==> flow/design.v <==
module TMDS_Encoder (
    input  wire       PixelClk,
    output reg  [9:0] pDataOutRaw,    
    input  wire [7:0] pDataOut,       
    input  wire       pC0,
    input  wire       pC1,
    input  wire       pVde
);
localparam [9:0] kCtlTkn0 = 10'b1101010100;
localparam [9:0] kCtlTkn1 = 10'b0010101011;
localparam [9:0] kCtlTkn2 = 10'b0101010100;
localparam [9:0] kCtlTkn3 = 10'b1010101011;
function [3:0] sum_bits8;
    input [7:0] u;
    integer i;
    begin
        sum_bits8 = 4'd0;
        for (i = 0; i < 8; i = i + 1)
            sum_bits8 = sum_bits8 + {3'b000, u[i]};
    end
endfunction
reg  [7:0] pDataOut_1;
reg  [3:0] n1d_1;
reg        pC0_1, pC1_1, pVde_1;
reg  [8:0] q_m_2;
reg  [3:0] n1q_m_2, n0q_m_2;
reg        pC0_2, pC1_2, pVde_2;
reg  signed [4:0] cnt_t_3;
wire [8:0] q_m_xor_1, q_m_xnor_1, q_m_1;
wire [3:0] n1q_m_1;
always @(posedge PixelClk) begin
    pVde_1     <= pVde;
    n1d_1      <= sum_bits8(pDataOut);
    pDataOut_1 <= pDataOut;
    pC0_1      <= pC0;
    pC1_1      <= pC1;
end
assign q_m_xor_1[0]  = pDataOut_1[0];
assign q_m_xnor_1[0] = pDataOut_1[0];
genvar gi;
generate
    for (gi = 1; gi < 8; gi = gi + 1) begin : encode
        assign q_m_xor_1[gi]  = q_m_xor_1[gi-1] ^ pDataOut_1[gi];
        assign q_m_xnor_1[gi] = ~(q_m_xnor_1[gi-1] ^ pDataOut_1[gi]);
    end
endgenerate
assign q_m_xor_1[8]  = 1'b1;
assign q_m_xnor_1[8] = 1'b0;
assign q_m_1 = (n1d_1 > 4'd4 || (n1d_1 == 4'd4 && pDataOut_1[0] == 1'b0)) ?
               q_m_xnor_1 : q_m_xor_1;
assign n1q_m_1 = sum_bits8(q_m_1[7:0]);
always @(posedge PixelClk) begin
    n1q_m_2 <= n1q_m_1;
    n0q_m_2 <= 4'd8 - n1q_m_1;
    q_m_2   <= q_m_1;
    pC0_2   <= pC0_1;
    pC1_2   <= pC1_1;
    pVde_2  <= pVde_1;
end
wire cond_balanced_2     = (cnt_t_3 == 5'sd0) || (n1q_m_2 == 4'd4);
wire cond_not_balanced_2 = (cnt_t_3 > 5'sd0 && n1q_m_2 > 4'd4) ||
                           (cnt_t_3 < 5'sd0 && n1q_m_2 < 4'd4);
wire [9:0] control_token_2 = (!pC1_2 && !pC0_2) ? kCtlTkn0 :
                             (!pC1_2 &&  pC0_2) ? kCtlTkn1 :
                             ( pC1_2 && !pC0_2) ? kCtlTkn2 :
                                                  kCtlTkn3;
wire [9:0] q_out_2 =
    !pVde_2                            ? control_token_2 :
    (cond_balanced_2 && !q_m_2[8])     ? {~q_m_2[8], q_m_2[8], ~q_m_2[7:0]} :
    (cond_balanced_2 &&  q_m_2[8])     ? {~q_m_2[8], q_m_2[8],  q_m_2[7:0]} :
    cond_not_balanced_2                ? {1'b1,      q_m_2[8], ~q_m_2[7:0]} :
                                         {1'b0,      q_m_2[8],  q_m_2[7:0]};
wire signed [4:0] dc_bias_2 = $signed({1'b0, n0q_m_2}) - $signed({1'b0, n1q_m_2});
wire signed [4:0] cnt_t_2 =
    !pVde_2                        ? 5'sd0 :
    (cond_balanced_2 && !q_m_2[8]) ? cnt_t_3 + dc_bias_2 :
    (cond_balanced_2 &&  q_m_2[8]) ? cnt_t_3 - dc_bias_2 :
    cond_not_balanced_2            ? cnt_t_3 + $signed({3'b000,  q_m_2[8], 1'b0}) + dc_bias_2 :
                                     cnt_t_3 - $signed({3'b000, ~q_m_2[8], 1'b0}) - dc_bias_2;
always @(posedge PixelClk) begin
    cnt_t_3     <= cnt_t_2;
    pDataOutRaw <= q_out_2;    
end
endmodule
module rgb2dvi (
    input  wire        PixelClk,
    input  wire [23:0] vid_pData,
    input  wire        vid_pVDE,
    input  wire        vid_pHSync,
    input  wire        vid_pVSync,
    output wire [9:0]  pDataOutRaw0,    
    output wire [9:0]  pDataOutRaw1,    
    output wire [9:0]  pDataOutRaw2     
);
TMDS_Encoder DataEncoder0 (
    .PixelClk(PixelClk), .pDataOutRaw(pDataOutRaw0),
    .pDataOut(vid_pData[15:8]), .pC0(vid_pHSync), .pC1(vid_pVSync), .pVde(vid_pVDE));
TMDS_Encoder DataEncoder1 (
    .PixelClk(PixelClk), .pDataOutRaw(pDataOutRaw1),
    .pDataOut(vid_pData[7:0]), .pC0(1'b0), .pC1(1'b0), .pVde(vid_pVDE));
TMDS_Encoder DataEncoder2 (
    .PixelClk(PixelClk), .pDataOutRaw(pDataOutRaw2),
    .pDataOut(vid_pData[23:16]), .pC0(1'b0), .pC1(1'b0), .pVde(vid_pVDE));
endmodule
==> From RTL to reports: rgb2dvi <==
Tool output for the design above, in the order of the flow.
Line numbers count from 1 in the design file above.
Operators carry their Yosys type and port widths (W data, S select, Z words).
Cell names lack the library's common part.
{ "setup": {"design": "rgb2dvi", "clock": "PixelClk", "library": "sky130hd", "pvt_corner": "tt_025C_1v80"} }

==> Word level <==
Source: Yosys, flattened and elaborated, memories not mapped. Widths are those after wreduce; folded enables and synchronous resets count as part of the registers. Registers that Yosys merges into a memory's read port (data or address) are not register bits. Print and check cells do not count. Equal cells are merged and count once.
{ "classes": {"add_sub_neg": 66, "n_cmp": 15, "muxes": 25, "eq_ne": 6, "reduce_and_logical": 35, "n_logic": 69} }
{ "ops": {"columns": ["op", "count"], "rows": [
  ["$add A4 B1 Y4", 36],
  ["$mux W10", 13],
  ["$mux W5", 9],
  ["$xor A1 B1 Y1", 39],
  ["$add A5 B5 Y5", 6],
  ["$sub A5 B5 Y5", 6],
  ["$not A1 Y1", 27],
  ["$mux W9", 3],
  ["$gt A4 B3 Y1 const B", 6],
  ["$eq A4 B3 Y1 const B", 6],
  ["$not A8 Y8", 3],
  ["$logic_and A1 B1 Y1", 18],
  ["$sub A4 B4 Y5", 3],
  ["$gt A5 B1 Y1 const B", 3],
  ["$lt A5 B1 Y1 const B", 3],
  ["$add A5 B3 Y5", 3],
  ["$sub A5 B3 Y5", 3],
  ["$logic_not A5 Y1", 3],
  ["$add A1 B1 Y2", 6],
  ["$lt A4 B3 Y1 const B", 3],
  ["$sub A4 B4 Y4 const A", 3],
  ["$logic_or A1 B1 Y1", 9],
  ["$logic_not A1 Y1", 5]
]} }
{ "bits": {"input_bits": 28, "regBits": 138} }

==> Longest topological paths <==
Yosys ltp: most cells in a row. Word level: on the elaborated netlist, between registers, memories and ports. Mapped: between sequential cells and ports; inverters and the memories' decode and read muxes count.
{ "logic_depth": {"word_depth": 23, "ABC_AREA": 0, "mapped_depth": 14} }

==> Synthesis result <==
Yosys stat after the flow's synthesis: flattened, memories mapped to cells. It holds for the ABC_AREA given above (unset counts as 0); a run with the other value may have another netlist.
{ "mapped": {"stdcells": 722, "n_buf": 8, "ffs": 135, "seq_area_mm2": 0.0027026, "synth_area_mm2": 0.0073483} }
{ "types": {"columns": ["cell", "count"], "rows": [
  ["dfxtp_1", 135],
  ["ha_1", 87],
  ["fa_1", 36],
  ["inv_1", 123],
  ["xnor2_1", 47],
  ["xor2_1", 41],
  ["nor2_1", 39],
  ["a21oi_1", 24],
  ["nand2_1", 32],
  ["o21ai_0", 21],
  ["xnor2_2", 5],
  ["nor2b_1", 12],
  ["xor2_2", 4],
  ["nor3_1", 12],
  ["o21a_1", 8],
  ["xnor2_4", 2],
  ["a21o_1", 7],
  ["mux2i_1", 5]
]} }
Not listed: further types 41, cells in them 82.
The figures by module come from a second, unflattened synthesis with its own total; it is not the netlist above.
{ "unflattened": {"cells_unflattened": 745, "area_unflattened_mm2": 0.00777} }
Each row is one instance without its submodules.
{ "by_module": {"columns": ["mod", "mod_area_mm2", "n_inst", "n_cells"], "rows": [
  ["TMDS_Encoder", 0.0025887, 3, 248],
  ["rgb2dvi", 0.0000038, 1, 1]
]} }

==> Path before layout <==
Path of least setup slack by OpenSTA after synthesis, without wires, with an ideal clock, recovery checks aside; 20% of the period is set as input and as output delay. Where synthesis merged equal registers, the netlist keeps one of their names.
{ "synth_path": {"kind": "register to register", "start": "register DataEncoder1.pDataOut_1[0]", "end": "register DataEncoder1.n0q_m_2[3]", "setup_slack_ns": 0.199, "path_buffers": 0, "setup_ns": 0.072, "required_ns": 3.928, "launch_ns": 0.000, "period_ns": 4.0, "path_delay_ns": 3.802, "path_stages": 13, "arrival_time_ns": 3.730, "synth_period_reached_ns": 3.801} }
"path_delay_ns" is the arrival time less input delay plus setup time.
"path_stages" counts driving pins, that of a launching flip-flop among them; a cell with two outputs on the path counts twice.
"synth_period_reached_ns" = period - worst setup slack (recovery checks aside). The figure is calculated, with input and output delays left at 20% of the set period.
{ "synth_via": {"path_cell_list": "dfxtp_1 nand2_1 a21oi_1 xnor2_1 ha_1 fa_1 inv_1 fa_1 fa_1 fa_1 inv_1 nor3_1 xor2_1"} }
{ "synth_lines": {"columns": ["item", "line", "text"], "rows": [
  ["from (decl)", 22, "reg  [7:0] pDataOut_1;"],
  ["from (assign)", 34, "pDataOut_1 <= pDataOut;"],
  ["to (assign)", 54, "n0q_m_2 <= 4'd8 - n1q_m_1;"],
  ["to (decl)", 26, "reg  [3:0] n1q_m_2, n0q_m_2;"]
]} }
No chain of elaborated cells between the ends is given.
Nets of the timed path that keep an RTL name, with a line that drives or declares them; the list need not be complete.
{ "synth_nets": {"columns": ["net", "line", "text"], "rows": [
  ["DataEncoder1.q_m_1[8]", 49, "assign q_m_1 = (n1d_1 > 4'd4 || (n1d_1 == 4'd4 && pDataOut_1[0] == 1'b0)) ?"],
  ["DataEncoder1.q_m_1[1]", 49, null],
  ["DataEncoder1.n1q_m_1[1]", 19, "sum_bits8 = sum_bits8 + {3'b000, u[i]};"]
]} }

==> Path in the finished layout <==
From the final timing report of job 1: the path of least setup slack in the routed layout; clock arrival at registers is part of the times.
{ "layout_path": {"kind": "register to register", "start": "register DataEncoder0.n1d_1[0]", "end": "register DataEncoder0.n0q_m_2[3]", "path_stages": 14, "arrival_time_ns": 3.88, "setup_slack_ns": -1.32, "path_buffers": 0, "setup_ns": 0.06, "launch_ns": 0.42, "period_ns": 2.2, "required_ns": 2.55} }
The rows between start and end are the longest chain of elaborated cells between them; the timing report does not say that the signal goes this way. Where chains are equally long, one stands for them.
Each line given opens the expression or statement behind the cell; cells for indexed reads and writes are added by Yosys, which also makes memories of some case tables.
{ "layout_via": {"path_cell_list": "dfxtp_2 nor2_1 nand2_1 a21oi_2 xnor2_2 ha_1 fa_1 inv_2 fa_1 fa_2 fa_2 inv_2 nor3_2 xor2_1", "elab_chain_len": 12} }
{ "layout_lines": {"columns": ["item", "line", "text"], "rows": [
  ["from (decl)", 23, "reg  [3:0] n1d_1;"],
  ["from (assign)", 33, "n1d_1      <= sum_bits8(pDataOut);"],
  ["$eq A4 B3 Y1", 49, "assign q_m_1 = (n1d_1 > 4'd4 || (n1d_1 == 4'd4 && pDataOut_1[0] == 1'b0)) ?"],
  ["$logic_and A1 B1 Y1", 49, null],
  ["$logic_or A1 B1 Y1", 49, null],
  ["$mux W9", 49, null],
  ["$add A1 B1 Y2", 19, "sum_bits8 = sum_bits8 + {3'b000, u[i]};"],
  ["$add A4 B1 Y4 x6", 19, null],
  ["$sub A4 B4 Y4", 54, "n0q_m_2 <= 4'd8 - n1q_m_1;"],
  ["to (assign)", 54, null],
  ["to (decl)", 26, "reg  [3:0] n1q_m_2, n0q_m_2;"]
]} }
Nets of the timed path that keep an RTL name, with a line that drives or declares them; the list need not be complete.
{ "layout_nets": {"columns": ["net", "line"], "rows": [
  ["DataEncoder0.q_m_1[8]", 49],
  ["DataEncoder0.q_m_1[1]", 49],
  ["DataEncoder0.n1q_m_1[1]", 19]
]} }

==> runs of rgb2dvi <==
Top module rgb2dvi; platform sky130hd; tools Yosys and OpenROAD; 3 stored runs in no particular order. Input and output delays are each 20% of the period that was set; the output load is 0.01 pF.

Job 1
==> flow/run.sh <==
#!/bin/bash
# the make line also repeats the synthesis and layout settings of config.mk as NAME=value (left out here)
make -C /OpenROAD-flow-scripts/flow DESIGN_CONFIG=/design/flow/config.mk WORK_HOME=/design/flow/orfs CLKGATE_MAP_FILE= finish
==> flow/config.mk <==
export PLATFORM = sky130hd
export DESIGN_NAME = rgb2dvi
export DESIGN_NICKNAME = rgb2dvi
export VERILOG_FILES = /design/flow/design.v
export SDC_FILE = /design/flow/constraint.sdc
export NUM_CORES = 4
export LEC_CHECK = 0
export CAP_MARGIN = 20
export CORE_MARGIN = 2
export CORE_UTILIZATION = 40
export SLEW_MARGIN = 20
==> flow/constraint.sdc <==
create_clock -name core_clock -period 2.2 [get_ports {PixelClk}]
set_input_delay 0.4400 -clock core_clock [delete_from_list [all_inputs] [get_ports {PixelClk}]]
set_output_delay 0.4400 -clock core_clock [all_outputs]
set_load 0.01 [all_outputs]

==> results of job 1, as JSON <==
{
  "die_footprint_mm2": 0.0194714,
  "post_synth_area_mm2": 0.0073483,
  "hold_ws_ns": 0.127,
  "final_setup_ws_ns": -1.323,
  "finalUtil_frac": 0.591
}

Job 2
==> flow/run.sh <==
#!/bin/bash
# the make line also repeats the synthesis and layout settings of config.mk as NAME=value (left out here)
make -C /OpenROAD-flow-scripts/flow DESIGN_CONFIG=/design/flow/config.mk WORK_HOME=/design/flow/orfs CLKGATE_MAP_FILE= finish
==> flow/config.mk <==
export PLATFORM = sky130hd
export DESIGN_NAME = rgb2dvi
export DESIGN_NICKNAME = rgb2dvi
export VERILOG_FILES = /design/flow/design.v
export SDC_FILE = /design/flow/constraint.sdc
export NUM_CORES = 4
export LEC_CHECK = 0
export CAP_MARGIN = 20
export CORE_MARGIN = 2
export CORE_UTILIZATION = 16
export MAX_ROUTING_LAYER = met4
export MIN_ROUTING_LAYER = met2
export SLEW_MARGIN = 20
==> flow/constraint.sdc <==
create_clock -name core_clock -period 4.0 [get_ports {PixelClk}]
set_input_delay 0.8000 -clock core_clock [delete_from_list [all_inputs] [get_ports {PixelClk}]]
set_output_delay 0.8000 -clock core_clock [all_outputs]
set_load 0.01 [all_outputs]

==> results of job 2, as JSON <==
{
  "post_synth_area_mm2": 0.0073483,
  "hold_ws_ns": 0.327,
  "die_footprint_mm2": 0.0476571,
  "final_setup_ws_ns": 0.251,
  "finalUtil_frac": 0.205
}

Job 3
==> flow/run.sh <==
#!/bin/bash
# the make line also repeats the synthesis and layout settings of config.mk as NAME=value (left out here)
make -C /OpenROAD-flow-scripts/flow DESIGN_CONFIG=/design/flow/config.mk WORK_HOME=/design/flow/orfs CLKGATE_MAP_FILE= finish
==> flow/config.mk <==
export PLATFORM = sky130hd
export DESIGN_NAME = rgb2dvi
export DESIGN_NICKNAME = rgb2dvi
export VERILOG_FILES = /design/flow/design.v
export SDC_FILE = /design/flow/constraint.sdc
export NUM_CORES = 4
export LEC_CHECK = 0
export CAP_MARGIN = 20
export CORE_MARGIN = 2
export CORE_UTILIZATION = 40
export SLEW_MARGIN = 20
==> flow/constraint.sdc <==
create_clock -name core_clock -period 3.8 [get_ports {PixelClk}]
set_input_delay 0.7600 -clock core_clock [delete_from_list [all_inputs] [get_ports {PixelClk}]]
set_output_delay 0.7600 -clock core_clock [all_outputs]
set_load 0.01 [all_outputs]

==> results of job 3, as JSON <==
{
  "die_footprint_mm2": 0.0194714,
  "hold_ws_ns": 0.328,
  "post_synth_area_mm2": 0.0073483,
  "final_setup_ws_ns": 0.187,
  "finalUtil_frac": 0.497
}
